==> flow/design.v <==
module joinC #(parameter N = 5)(
	input [N - 1 : 0] valid_in,
	output reg  [N - 1 : 0] ready_in,
	output valid_out,
	input ready_out
);
	assign valid_out = &valid_in; 
	reg[N - 1 : 0] singleValid;
	integer i, j;
	always @(*)begin
		for(i = 0; i < N; i = i + 1)begin
			singleValid[i] = 1;
			for(j = 0; j < N; j = j + 1)
				if(i != j)
					singleValid[i] = singleValid[i] & valid_in[j];
		end
		for(i = 0; i < N; i = i + 1)begin
			ready_in[i] = singleValid[i] & ready_out;
		end
	end
endmodule
module OEHB #(parameter INPUTS = 1,
		parameter OUTPUTS = 1,
		parameter DATA_IN_SIZE = 32,
		parameter DATA_OUT_SIZE = 32)
	(
		input clk,
		input rst,
		input [INPUTS * (DATA_IN_SIZE)- 1 : 0]data_in_bus,
		input [INPUTS - 1 : 0]valid_in_bus,
		output [INPUTS - 1 : 0] ready_in_bus,
		output [OUTPUTS * (DATA_OUT_SIZE) - 1 : 0]data_out_bus,
		output reg [OUTPUTS - 1 : 0]valid_out_bus,
		input 	[OUTPUTS - 1 : 0] ready_out_bus
);
	wire reg_en;
	reg [DATA_IN_SIZE - 1 : 0] data_reg;
	always@(posedge clk, posedge rst)
		if(rst)
			valid_out_bus[0] <= 0;
		else
			valid_out_bus[0] <= valid_in_bus[0] | ~ready_in_bus[0];
	always@(posedge clk, posedge rst)
		if(rst)
			data_reg <= 0;
		else if(reg_en)
			data_reg <= data_in_bus[0 * DATA_IN_SIZE +: DATA_IN_SIZE];
	assign data_out_bus[0 * DATA_OUT_SIZE +: DATA_OUT_SIZE] = data_reg;
	assign ready_in_bus[0] = ~valid_out_bus[0] | ready_out_bus[0];
	assign reg_en = ready_in_bus[0] & valid_in_bus[0];
endmodule
module delay_buffer #(parameter SIZE = 32) (
	input clk, rst,
	input valid_in, ready_in,
	output valid_out
);
	reg [SIZE - 1 : 0] shift_reg;
	always @(posedge clk)begin
		if(ready_in | rst)
			shift_reg[0] <= valid_in;
	end
	always @(posedge clk)begin
		if(rst)
			shift_reg[SIZE - 1 : 1] <= 0;
		else if(ready_in)
			shift_reg[SIZE - 1 : 1] <= shift_reg[SIZE - 2 : 0];
	end
	assign valid_out = shift_reg[SIZE - 1];
endmodule
module mul_4_stage (
	input clk, ce,
	input[31 : 0] a,
	input [31 : 0] b,
	output [31 : 0] p
);
	reg [31 : 0] a_reg, b_reg, q0, q1, q2;
	wire [63 : 0] mul_wire;
	assign mul_wire = a_reg * b_reg;
	wire [31 : 0] mul;
	assign mul = mul_wire[31 : 0];
	always @(posedge clk)
		if(ce)begin
			a_reg <= a;
			b_reg <= b;
			q0 <= mul;
			q1 <= q0;
			q2 <= q1;
		end
	assign p = q2;
endmodule
module mul_op #(parameter INPUTS = 2,
		parameter OUTPUTS = 1,
		parameter DATA_IN_SIZE = 32,
		parameter DATA_OUT_SIZE = 32)
		(
		input clk,
		input rst,
		input [INPUTS * (DATA_IN_SIZE)- 1 : 0]data_in_bus,
		input [INPUTS - 1 : 0]valid_in_bus,
		output [INPUTS - 1 : 0] ready_in_bus,
		output [OUTPUTS * (DATA_OUT_SIZE) - 1 : 0]data_out_bus,
		output [OUTPUTS - 1 : 0]valid_out_bus,
		input 	[OUTPUTS - 1 : 0] ready_out_bus
);
	localparam LATENCY = 4;
	wire [2 * DATA_OUT_SIZE - 1 : 0] temp_result;
	wire join_valid;
	wire buff_valid, oehb_valid, oehb_ready;
	wire oehb_dataOut, oehb_datain;
	joinC #(.N(INPUTS)) add_fork(.valid_in(valid_in_bus), .ready_in(ready_in_bus), .valid_out(join_valid), .ready_out(oehb_ready));
	mul_4_stage multiply_unit (.clk(clk), .ce(oehb_ready), .a(data_in_bus[0 * DATA_IN_SIZE +: DATA_IN_SIZE]), .b(data_in_bus[1 * DATA_IN_SIZE +: DATA_IN_SIZE]), .p(data_out_bus[0 * DATA_OUT_SIZE +: DATA_OUT_SIZE]));
	delay_buffer #(.SIZE(LATENCY - 1))delay_buff(.clk(clk), .rst(rst), .valid_in(join_valid), .ready_in(oehb_ready), .valid_out(buff_valid));
	OEHB #(.INPUTS(1), .OUTPUTS(1), .DATA_IN_SIZE(1), .DATA_OUT_SIZE(1)) oehb_buffer (.clk(clk), .rst(rst),
										 .data_in_bus(1'b0), .valid_in_bus(buff_valid), .ready_in_bus(oehb_ready),
										 .data_out_bus(oehb_dataOut), .valid_out_bus(valid_out_bus[0]), .ready_out_bus(ready_out_bus[0]));
endmodule
# Reports on mul_op
# Module mul_op before and after one edit of its RTL, step after step.
# "before" refers to lines of the RTL above, "after" to lines of the edited file.
# "delta" is "after" less "before", of the values as shown; "rel_change_pct" is that difference over "before", in percent.
# Operators carry their Yosys type and port widths (W data, S select, Z words).
# Library cell names are shortened.
# The mark n/a stands for no value.
dict set report inputs {
  top_module {mul_op}
  clk_port {clk}
  library {sky130hd}
  lib_corner {tt_025C_1v80}
}

# The edit
# The edit as a unified diff against the file above.
# The edit is scripted: it alters the design's behaviour and was not made to optimise anything.
# begin of diff
@@ -78,5 +78,7 @@
 	assign mul_wire = a_reg * b_reg;
 	wire [31 : 0] mul;
-	assign mul = mul_wire[31 : 0];
+	reg [31 : 0] mul_s1;
+	always @(posedge clk) mul_s1 <= mul_wire[31 : 0];
+	assign mul = mul_s1;
 	always @(posedge clk)
 		if(ce)begin
# end of diff

# Word level
# Yosys after proc, flatten, opt, wreduce and memory -nomap, before mapping. Enables and synchronous resets that opt folds into registers are not counted as muxes. Memory bits, and registers merged into a memory's read port (data or address), are not among the register bits. Print and check cells are not counted. Equal cells are merged and count once.
# element before after delta rel_change_pct
set bits {}
lappend bits {reg_bits 164 196 32 19.51}
lappend bits {word_cells 17 18 1 5.88}
lappend bits {output_inout_bits 35 35 0 0.00}
# element before after delta rel_change_pct
set classes {}
lappend classes {n_logic 7 7 0 0.00}
lappend classes {reduce_logical 1 1 0 0.00}
lappend classes {multipliers 1 1 0 0.00}
# operator before after delta rel_change_pct
set ops {}
lappend ops {{$or A1 B1 Y1} 3 3 0 0.00}
lappend ops {{$and A1 B1 Y1} 2 2 0 0.00}
lappend ops {{$not A1 Y1} 2 2 0 0.00}
lappend ops {{$mul A32 B32 Y32} 1 1 0 0.00}
lappend ops {{$reduce_and A2 Y1} 1 1 0 0.00}

# Logic depth
# Depth = most cells in a row (Yosys ltp): at word level without a register or memory, in the mapped netlist without a sequential cell, where the memories' decode and read muxes count.
# element before after delta rel_change_pct
set depth {}
lappend depth {depth_word 4 4 0 0.00}
lappend depth {ABC_AREA 0 0 n/a n/a}
lappend depth {depth_mapped 26 25 -1 -3.85}
lappend depth {mapped_depth_nobuf 24 24 0 0.00}

# Netlist
# Yosys stat after the flow's synthesis: flattened, memories mapped to cells. It holds for the ABC_AREA given above (unset counts as 0); a run with the other value may have another netlist.
# cell before after delta rel_change_pct
set types {}
lappend types {dfxtp_1 2 34 32 1600.00}
lappend types {nand2_1 163 177 14 8.59}
lappend types {o21ai_0 7 14 7 100.00}
lappend types {inv_1 366 360 -6 -1.64}
lappend types {a21o_1 12 6 -6 -50.00}
lappend types {o21a_1 6 0 -6 -100.00}
lappend types {and3_1 4 0 -4 -100.00}
lappend types {xnor2_1 64 67 3 4.69}
lappend types {a21oi_1 20 23 3 15.00}
lappend types {o21bai_1 5 2 -3 -60.00}
lappend types {or3_1 0 3 3 n/a}
lappend types {o31ai_1 3 1 -2 -66.67}
lappend types {a2111oi_2 2 0 -2 -100.00}
lappend types {a211o_1 2 0 -2 -100.00}
lappend types {nor2b_1 1 3 2 200.00}
lappend types {clkbuf_1 81 80 -1 -1.23}
lappend types {xor2_1 20 19 -1 -5.00}
lappend types {nand2b_1 5 6 1 20.00}
# Not every row of either side is listed.
# element before after delta rel_change_pct
set synth_totals {}
lappend synth_totals {mapped_area_um2 20798.7 21341.7 543.0 2.61}
lappend synth_totals {stdcells 1885 1914 29 1.54}
lappend synth_totals {sequential_area_um2 4899.7 5540.3 640.6 13.07}
lappend synth_totals {ffs 164 196 32 19.51}
lappend synth_totals {buffers 82 81 -1 -1.22}
# The figures by module come from a second, unflattened synthesis with its own total; it is not the netlist above.
# element before after delta rel_change_pct
set unflattened {}
lappend unflattened {hier_cells 1892 1919 27 1.43}
lappend unflattened {hier_area_um2 20856.3 21406.8 550.5 2.64}
# Each row is one instance without its submodules.
# module instances area_um2 n_cells
set by_module_before {}
lappend by_module_before {mul_4_stage 1 20633.5 1873}
lappend by_module_before {{delay_buffer #(SIZE=3)} 1 103.8 8}
lappend by_module_before {OEHB 1 96.3 7}
lappend by_module_before {{joinC #(N=2)} 1 18.8 3}
lappend by_module_before {mul_op 1 3.8 1}
# module instances area_um2 n_cells
set by_module_after {}
lappend by_module_after {mul_4_stage 1 21184.1 1900}
lappend by_module_after {{delay_buffer #(SIZE=3)} 1 103.8 8}
lappend by_module_after {OEHB 1 96.3 7}
lappend by_module_after {{joinC #(N=2)} 1 18.8 3}
lappend by_module_after {mul_op 1 3.8 1}

# Path before layout
# OpenSTA on the mapped netlist: ideal clock, no wires. The path of least setup slack (recovery checks aside). Input and output delay are each 20% of the period. Register names are those of the netlist, which keeps one name where synthesis merged equal registers.
# element before after delta rel_change_pct
set synth_timing {}
lappend synth_timing {path_type {input to output} {input to output} n/a n/a}
lappend synth_timing {startpoint {input ready_out_bus[0]} {input ready_out_bus[0]} n/a n/a}
lappend synth_timing {endpoint {output ready_in_bus[0]} {output ready_in_bus[0]} n/a n/a}
lappend synth_timing {period_ns 8.0 8.0 0.0 0.00}
lappend synth_timing {slack_ns -0.330 -0.330 0.000 n/a}
lappend synth_timing {driving_pins 3 3 0 0.00}
lappend synth_timing {required_ns 6.400 6.400 0.000 0.00}
lappend synth_timing {t_first_pin_ns 1.600 1.600 0.000 0.00}
lappend synth_timing {delay_ns 5.130 5.130 0.000 0.00}
lappend synth_timing {arrival_ns 6.730 6.730 0.000 0.00}
lappend synth_timing {synth_period_reached_ns 8.33 8.33 0.00 0.00}
# "delay_ns" = arrival - input delay + setup time.
# At an output port there is no setup time.
# "driving_pins" counts driving pins, that of a launching flip-flop among them; a cell with two outputs on the path counts twice.
# "synth_period_reached_ns" is the clock period less the worst setup slack; recovery checks do not enter. This is arithmetic on one report: input and output delays are still those of the set period (20% each).
# The rows between start and end are the longest chain of elaborated cells between them; the timing report does not say that the signal goes this way. Where chains are equally long, one stands for them.
# Each line given opens the expression or statement behind the cell; cells for indexed reads and writes are added by Yosys, which also makes memories of some case tables.
dict set report synth_between_before {
  path_cell_list {nand2b_1 -> clkbuf_1 -> and2_1}
  elab_chain_cells 2
  cells_between 2
  lines_between 2
  classes_between {2 x logic}
}
# element line
set synth_lines_before {}
lappend synth_lines_before {{from (decl)} 103} ;# input [OUTPUTS - 1 : 0] ready_out_bus
lappend synth_lines_before {{$or A1 B1 Y1} 49} ;# assign ready_in_bus[0] = ~valid_out_bus[0] | ready_out_bus[0];
lappend synth_lines_before {{$and A1 B1 Y1} 18}
lappend synth_lines_before {{to (decl)} 100} ;# output [INPUTS - 1 : 0] ready_in_bus,
dict set report synth_between_after {
  path_cell_list {nand2b_1 -> clkbuf_1 -> and2_1}
  elab_chain_cells 2
  cells_between 2
  lines_between 2
  classes_between {2 x logic}
}
# element line
set synth_lines_after {}
lappend synth_lines_after {{from (decl)} 105} ;# input [OUTPUTS - 1 : 0] ready_out_bus
lappend synth_lines_after {{$or A1 B1 Y1} 49} ;# assign ready_in_bus[0] = ~valid_out_bus[0] | ready_out_bus[0];
lappend synth_lines_after {{$and A1 B1 Y1} 18}
lappend synth_lines_after {{to (decl)} 102} ;# output [INPUTS - 1 : 0] ready_in_bus,

# Worst path after layout
# From the final timing report of each run of set A: the path of least setup slack in the routed layout; clock arrival at registers is part of the times.
# element before after delta rel_change_pct
set layout_timing {}
lappend layout_timing {path_type {register to register} {register to register} n/a n/a}
lappend layout_timing {startpoint {register multiply_unit.a_reg[9]} {register multiply_unit.a_reg[10]} n/a n/a}
lappend layout_timing {endpoint {register multiply_unit.q0[25]} {register multiply_unit.mul_s1[30]} n/a n/a}
lappend layout_timing {required_ns 7.87 7.94 0.07 0.89}
lappend layout_timing {driving_pins 22 23 1 4.55}
lappend layout_timing {setup_time_ns 0.13 0.07 -0.06 n/a}
lappend layout_timing {arrival_ns 7.50 7.65 0.15 2.00}
lappend layout_timing {period_ns 7.52 7.52 0.00 0.00}
lappend layout_timing {slack_ns 0.37 0.29 -0.08 n/a}
lappend layout_timing {t_first_pin_ns 0.49 0.49 0.00 0.00}
# The rows between start and end are the longest chain of elaborated cells between them; the timing report does not say that the signal goes this way. Where chains are equally long, one stands for them.
dict set report layout_between_before {
  path_cell_list {edfxtp_1 -> nand2_1 -> fa_1 -> inv_1 -> fa_1 -> fa_1 -> inv_1 -> fa_1 -> inv_1 -> fa_1 -> inv_1 -> fa_1 -> inv_1 -> fa_1 -> fa_1 -> ha_1 -> and3_2 -> and4bb_4 -> o21ai_2 -> a31oi_1 -> or4_1 -> nand3_1}
  elab_chain_cells 1
  cells_between 1
  lines_between 1
  classes_between {1 x mul}
}
# element line
set layout_lines_before {}
lappend layout_lines_before {{from (decl)} 76} ;# reg [31 : 0] a_reg, b_reg, q0, q1, q2;
lappend layout_lines_before {{from (assign)} 83} ;# a_reg <= a;
lappend layout_lines_before {{$mul A32 B32 Y32} 78} ;# assign mul_wire = a_reg * b_reg;
lappend layout_lines_before {{to (assign)} 85} ;# q0 <= mul;
lappend layout_lines_before {{to (decl)} 76}
dict set report layout_between_after {
  path_cell_list {edfxtp_1 -> and2_1 -> fa_1 -> fa_1 -> fa_1 -> inv_1 -> fa_1 -> inv_1 -> fa_1 -> inv_1 -> fa_1 -> inv_1 -> fa_1 -> fa_1 -> ha_1 -> a21oi_1 -> o21ai_0 -> nor2_1 -> o2111ai_1 -> a21oi_1 -> o21ai_0 -> a21oi_1 -> xnor2_1}
  elab_chain_cells 1
  cells_between 1
  lines_between 1
  classes_between {1 x mul}
}
# element line
set layout_lines_after {}
lappend layout_lines_after {{from (decl)} 76} ;# reg [31 : 0] a_reg, b_reg, q0, q1, q2;
lappend layout_lines_after {{from (assign)} 85} ;# a_reg <= a;
lappend layout_lines_after {{$mul A32 B32 Y32} 78} ;# assign mul_wire = a_reg * b_reg;
lappend layout_lines_after {{to (assign)} 81} ;# always @(posedge clk) mul_s1 <= mul_wire[31 : 0];
lappend layout_lines_after {{to (decl)} 80} ;# reg [31 : 0] mul_s1;

# Layout results
# Both versions went through the flow (Yosys, OpenROAD) with the same settings in each pair. Constraints: input delay and output delay 20% of the set period each, output load 0.01 pF.
dict set report flow_settings_set_A {
  period_ns 7.52
  CAP_MARGIN 20
  CORE_MARGIN 2
  CORE_UTILIZATION 40
  SLEW_MARGIN 20
}
# element before after delta rel_change_pct
set results_set_A {}
lappend results_set_A {post_synth_area_um2 20798.7 21341.7 543.0 2.61}
lappend results_set_A {timing.setup.ws_ns 0.373 0.286 -0.087 n/a}
lappend results_set_A {dieArea_um2 53835.6 55218.0 1382.4 2.57}
lappend results_set_A {post_route_util_pct 45.4 45.5 0.1 n/a}
dict set report flow_settings_set_B {
  CORE_MARGIN 7
  CORE_UTILIZATION 31
  MAX_ROUTING_LAYER {met5}
  SETUP_SLACK_MARGIN 1.35
  SLEW_MARGIN 15
  TNS_END_PERCENT 50
  period_ns 6.91
  CAP_MARGIN 20
}
# element before after delta rel_change_pct
set results_set_B {}
lappend results_set_B {post_synth_area_um2 20798.7 21341.7 543.0 2.61}
lappend results_set_B {timing.setup.ws_ns 0.036 0.300 0.264 n/a}
lappend results_set_B {dieArea_um2 74539.9 76385.9 1846.0 2.48}
lappend results_set_B {post_route_util_pct 37.9 37.1 -0.8 n/a}
